==> flow/design.v <==
`timescale 1ns / 1ps
module division_float_32(clock, start, operand1, operand2, result, finish, illegal);
	input clock;  
	input start;  
	input [31:0] operand1, operand2;  
	output reg [31:0] result;  
	output reg finish;  
	output illegal;  
	reg [7:0] exponent;
	reg [23:0] significand1, significand2;
	reg [95:0] temp_operand1, temp_operand2;  
	reg [95:0] sub_result;
	reg [5:0] step;  
	always @(posedge clock) begin  
		if(start) begin
			significand1 = {1'b1, operand1[22:0]};
			significand2 = {1'b1, operand2[22:0]};
			temp_operand1 = {significand1, 24'b0};  
			temp_operand2 = {significand2, 48'b0};  
			finish = 0;
			step = 0;
		end
		if(step == 48) begin  
			sub_result = temp_operand1;  
			exponent = 127 + operand1[30:23] - operand2[30:23];
			if(sub_result[72:48] * 2 > significand2) begin
				sub_result = sub_result + 1;
			end
			if(sub_result[24]) begin
				result[22:0] = sub_result[23:1];
			end else begin
				exponent = exponent - 1;
				result[22:0] = sub_result[22:0];
			end
			if((127 + operand1[30:23]) < operand2[30:23]) begin
				exponent = 0;
			end
			result[31] = operand1[31] ^ operand2[31];
			result[30:23] = exponent;
			if(operand1 == 0) result = 0;
			finish = 1;
		end else begin  
			temp_operand1 = temp_operand1 << 1;  
			if (temp_operand1 >= temp_operand2) temp_operand1 = temp_operand1 - temp_operand2 + 1;
			step = step + 1;  
		end
	end
	assign illegal = (operand2 == 0) ? 1 : 0;  
endmodule
[Tool chain data of division_float_32]
What the tools print for division_float_32, step after step.
Lines are those of the file above, counted from 1.
Operators: Yosys type, input widths -> output width; for muxes data width and select width s.
Cell names lack the library's common part.
The mark - stands for no value.
Design
  top: division_float_32
  clock input: clock
  standard-cell library: sky130hd
  corner: tt_025C_1v80

[After elaboration]
Source: Yosys, flattened and elaborated, memories not mapped. Widths are those after wreduce. Registers that Yosys merges into a memory's read port (data or address) are not register bits. Print and check cells do not count. Equal cells are merged and count once.
Word-level totals
  flip-flop bits (word level): 255
  output and inout bits: 34
  cells after elaboration: 34
  input port bits: 66
Cells by class
  bitwise logic cells: 1
  reduce/logical cells: 3
  add/subtract/negate cells: 7
  muxes and demuxes: 12
  eq/ne operators: 1
  magnitude comparators: 3
Operators with widths (count)
  $mux 96: 4
  $add 96x1->96 const B: 1
  $sub 96x96->96: 1
  $ge 96x96->1: 1
  $logic_not 32->1: 2
  $mux 25: 2
  $gt 26x24->1: 1
  $add 25x1->25 const B: 1
  $mux 24: 1
  $mux 23: 1
  $mux 6: 2
  $add 7x8->9 const A: 1
  $lt 9x8->1: 1
  $sub 8x1->8 const B: 1
  $sub 8x8->8: 1
  $mux 8: 1
  $add 6x1->6 const B: 1
  $eq 6x6->1 const B: 1
  $reduce_or 2->1: 1
  $xor 1x1->1: 1
  $mux 1: 1

[Longest topological paths]
Longest topological path by Yosys (ltp), each cell counted once; first at word level (registers and memories cut), then after technology mapping (sequential cells cut; the memories' decode and read muxes count).
Depth
  depth in word-level cells: 5
  ABC_AREA: 0
  mapped depth: 24
  gate-level depth less buffers: 19

[Mapped cells and area]
Source: synth_stat.txt of the flow (Yosys; design flattened, memories mapped). It holds for the ABC_AREA given above (unset counts as 0); a run with the other value may have another netlist.
Cell types
  dfxtp_1: count 222, total area 4.44E+03 µm²
  ha_1: count 217, total area 2.72E+03 µm²
  nand2_1: count 312, total area 1.17E+03 µm²
  a21oi_1: count 215, total area 1.08E+03 µm²
  inv_1: count 260, total area 975.936 µm²
  edfxtp_1: count 32, total area 960.922 µm²
  nor2_1: count 217, total area 814.531 µm²
  fa_1: count 36, total area 720.691 µm²
  o21ai_0: count 141, total area 705.677 µm²
  xnor2_1: count 74, total area 648.122 µm²
  nor2b_1: count 94, total area 588.064 µm²
  xor2_1: count 56, total area 490.47 µm²
  mux2i_1: count 39, total area 390.374 µm²
  a21boi_0: count 49, total area 367.853 µm²
  a21o_1: count 40, total area 300.288 µm²
  nand4_1: count 44, total area 275.264 µm²
  nand3_1: count 53, total area 265.254 µm²
  clkbuf_1: count 60, total area 225.216 µm²
Other cell types: 84; their cells: 497.
Mapped netlist
  mapped flip-flops: 254
  buffer cells: 99
  mapped cells: 2658
  sequential part of the area: 5405.2 µm²
  mapped area: 20771.2 µm²

[Timing after synthesis]
OpenSTA on the mapped netlist: ideal clock, no wires. The path of least setup slack (recovery checks aside). Input and output delay are each 20% of the period. Register names are those of the netlist, which keeps one name where synthesis merged equal registers.
Timing post-synthesis
  kind: in2reg
  start point: in start
  end point: reg temp_operand1[89]
  stages on the path: 21
  input delay: 1.100 ns
  data required time: 5.378 ns
  path buffers: 6
  arrival: 5.385 ns
  library setup time: 0.122 ns
  delay of the path: 4.407 ns
  path slack: -0.007 ns
  launch time at the first pin: 1.100 ns
  clock period: 5.5 ns
  synthesis period reached: 5.507 ns
"delay of the path" = arrival - input delay + setup time.
"stages on the path": output pins that drive a net of the path, with the launching flip-flop's if there is one; two outputs of one cell count as two.
"synthesis period reached" is the clock period less the worst setup slack; recovery checks do not enter. This is arithmetic on one report: input and output delays are still those of the set period (20% each).
Between the ends stands the longest chain of elaborated cells between them, by number of cells; it is not shown to be the way that was timed. Of several equally long chains one is given.
Each line given opens the expression or statement behind the cell; cells for indexed reads and writes are added by Yosys, which also makes memories of some case tables.
A register here has more assigning lines than the two given.
Between the ends, post-synthesis
  cell sequence: buf_6 -> buf_6 -> buf_4 -> clkbuf_1 -> buf_1 -> clkbuf_1 -> nand2_1 -> a21boi_0 -> ha_1 -> inv_1 -> fa_1 -> nand2b_1 -> nor3b_1 -> nand2_1 -> nor4_1 -> a211oi_2 -> o31ai_1 -> o221ai_2 -> xnor2_1 -> a221oi_1 -> nor2_1
  length of the longest elaborated chain: 5
  elaborated cells between the ends (all ways): 9
  source lines of those cells: 3
  classes of those cells: add/sub: 2; compare: 1; eq/ne: 1; mux: 5
RTL lines, path post-synthesis
  start: declaration: line 4  | input start;
  $mux 96: line 15  | if(start) begin
  $sub 96x96->96: line 44  | if (temp_operand1 >= temp_operand2) temp_operand1 = temp_operand1 - temp_operand2 + 1;
  $add 96x1->96: line 44
  $mux 96: line 44
  $mux 96: line 23  | if(step == 48) begin
  end: assignment: line 18  | temp_operand1 = {significand1, 24'b0};
  end: assignment: line 43  | temp_operand1 = temp_operand1 << 1;
  end: declaration: line 11  | reg [95:0] temp_operand1, temp_operand2;

[Timing after layout]
From the final timing report of entry B: the path of least setup slack in the routed layout; clock arrival at registers is part of the times.
Timing post-layout
  kind: in2reg
  start point: in start
  end point: reg result[17]
  data required time: 5.84 ns
  launch time at the first pin: 1.10 ns
  path slack: -0.16 ns
  clock period: 5.5 ns
  stages on the path: 17
  arrival: 6.00 ns
  path buffers: 5
  input delay: 1.10 ns
  library setup time: 0.24 ns
Between the ends stands the longest chain of elaborated cells between them, by number of cells; it is not shown to be the way that was timed. Of several equally long chains one is given.
A register here has more assigning lines than the two given.
Between the ends, post-layout
  cell sequence: buf_4 -> buf_12 -> buf_4 -> nor2b_1 -> ha_1 -> nand4_1 -> nor2_1 -> nand2_1 -> nor4_1 -> a21oi_1 -> a31oi_1 -> buf_4 -> or3_4 -> xnor2_2 -> buf_4 -> nor2_1 -> a211oi_1
  length of the longest elaborated chain: 5
  elaborated cells between the ends (all ways): 9
  source lines of those cells: 5
  classes of those cells: add/sub: 1; compare: 1; eq/ne: 1; mux: 6
RTL lines, path post-layout
  start: declaration: line 4  | input start;
  $mux 96: line 15  | if(start) begin
  $add 25x1->25: line 27  | sub_result = sub_result + 1;
  $mux 25: line 26  | if(sub_result[72:48] * 2 > significand2) begin
  $mux 25: line 23  | if(step == 48) begin
  $mux 23: line 29  | if(sub_result[24]) begin
  end: assignment: line 30  | result[22:0] = sub_result[23:1];
  end: assignment: line 33  | result[22:0] = sub_result[22:0];
  end: declaration: line 6  | output reg [31:0] result;

Subject: division_float_32 on sky130hd, stored results

Hello all,

Module division_float_32, platform sky130hd: 3 stored runs of the flow (Yosys, OpenROAD) with differing settings, in no particular order. Input and output delays are each 20% of the period that was set; the output load is 0.01 pF.
By "achieved clock period (ns)" is meant the clock period of the run minus its worst setup slack. This is arithmetic on one report: input and output delays are still those of the set period (20% each).
"worst setup path time (ns)" = time allowed to the worst setup path (clock period - input delay - output delay, where it has them) - its slack; a late launch clock adds to it, a late capture clock takes from it.
By "finish__power__total" is meant OpenSTA's value without simulated activity: inputs other than the clock are taken to toggle once in ten clock periods, and the tool carries that through the logic.

settings of entry A
{
  "CAP_MARGIN": 0,
  "CELL_PAD_IN_SITES_DETAIL_PLACEMENT": 1,
  "CORE_ASPECT_RATIO": 1.13,
  "CORE_UTILIZATION": 30,
  "CTS_CLUSTER_DIAMETER": 200,
  "GPL_TIMING_DRIVEN": 0,
  "MAX_ROUTING_LAYER": "met4",
  "MIN_ROUTING_LAYER": "met1",
  "PLACE_DENSITY": 0.75,
  "SLEW_MARGIN": 20,
  "TNS_END_PERCENT": 45,
  "period_ns": 3.57,
  "CORE_MARGIN": 2
}
report of entry A: did not finish, route, ODB-0269

settings of entry B
{
  "CELL_PAD_IN_SITES_DETAIL_PLACEMENT": 2,
  "SLEW_MARGIN": 15,
  "TNS_END_PERCENT": 55,
  "period_ns": 5.5,
  "CAP_MARGIN": 20,
  "CORE_MARGIN": 2,
  "CORE_UTILIZATION": 40
}
report of entry B
yosys chip area after synthesis (um^2): 20771.2
finish__design__die__area: 53766.0
finish__design__instance__area__stdcell: 24143.2
finish__timing__setup__ws: -0.161
finish__timing__setup__tns: -0.773
finish__power__total: 1.614e-02
achieved clock period (ns): 5.661
worst setup path time (ns): 4.56
worst setup path kind: in2reg

settings of entry C
{
  "CAP_MARGIN": 5,
  "CELL_PAD_IN_SITES_DETAIL_PLACEMENT": 1,
  "CORE_ASPECT_RATIO": 1.13,
  "CTS_CLUSTER_DIAMETER": 144,
  "GPL_TIMING_DRIVEN": 0,
  "HOLD_SLACK_MARGIN": 0.28,
  "MAX_ROUTING_LAYER": "met4",
  "MIN_ROUTING_LAYER": "met2",
  "SLEW_MARGIN": 15,
  "TNS_END_PERCENT": 55,
  "period_ns": 3.57,
  "CORE_MARGIN": 2,
  "CORE_UTILIZATION": 40
}
report of entry C
yosys chip area after synthesis (um^2): 20771.2
finish__design__die__area: 53770.3
finish__design__instance__area__stdcell: 28003.1
finish__timing__setup__ws: -1.014
finish__timing__setup__tns: -123.967
finish__power__total: 2.791e-02
achieved clock period (ns): 4.584
worst setup path time (ns): 3.87
worst setup path kind: in2reg

Thanks
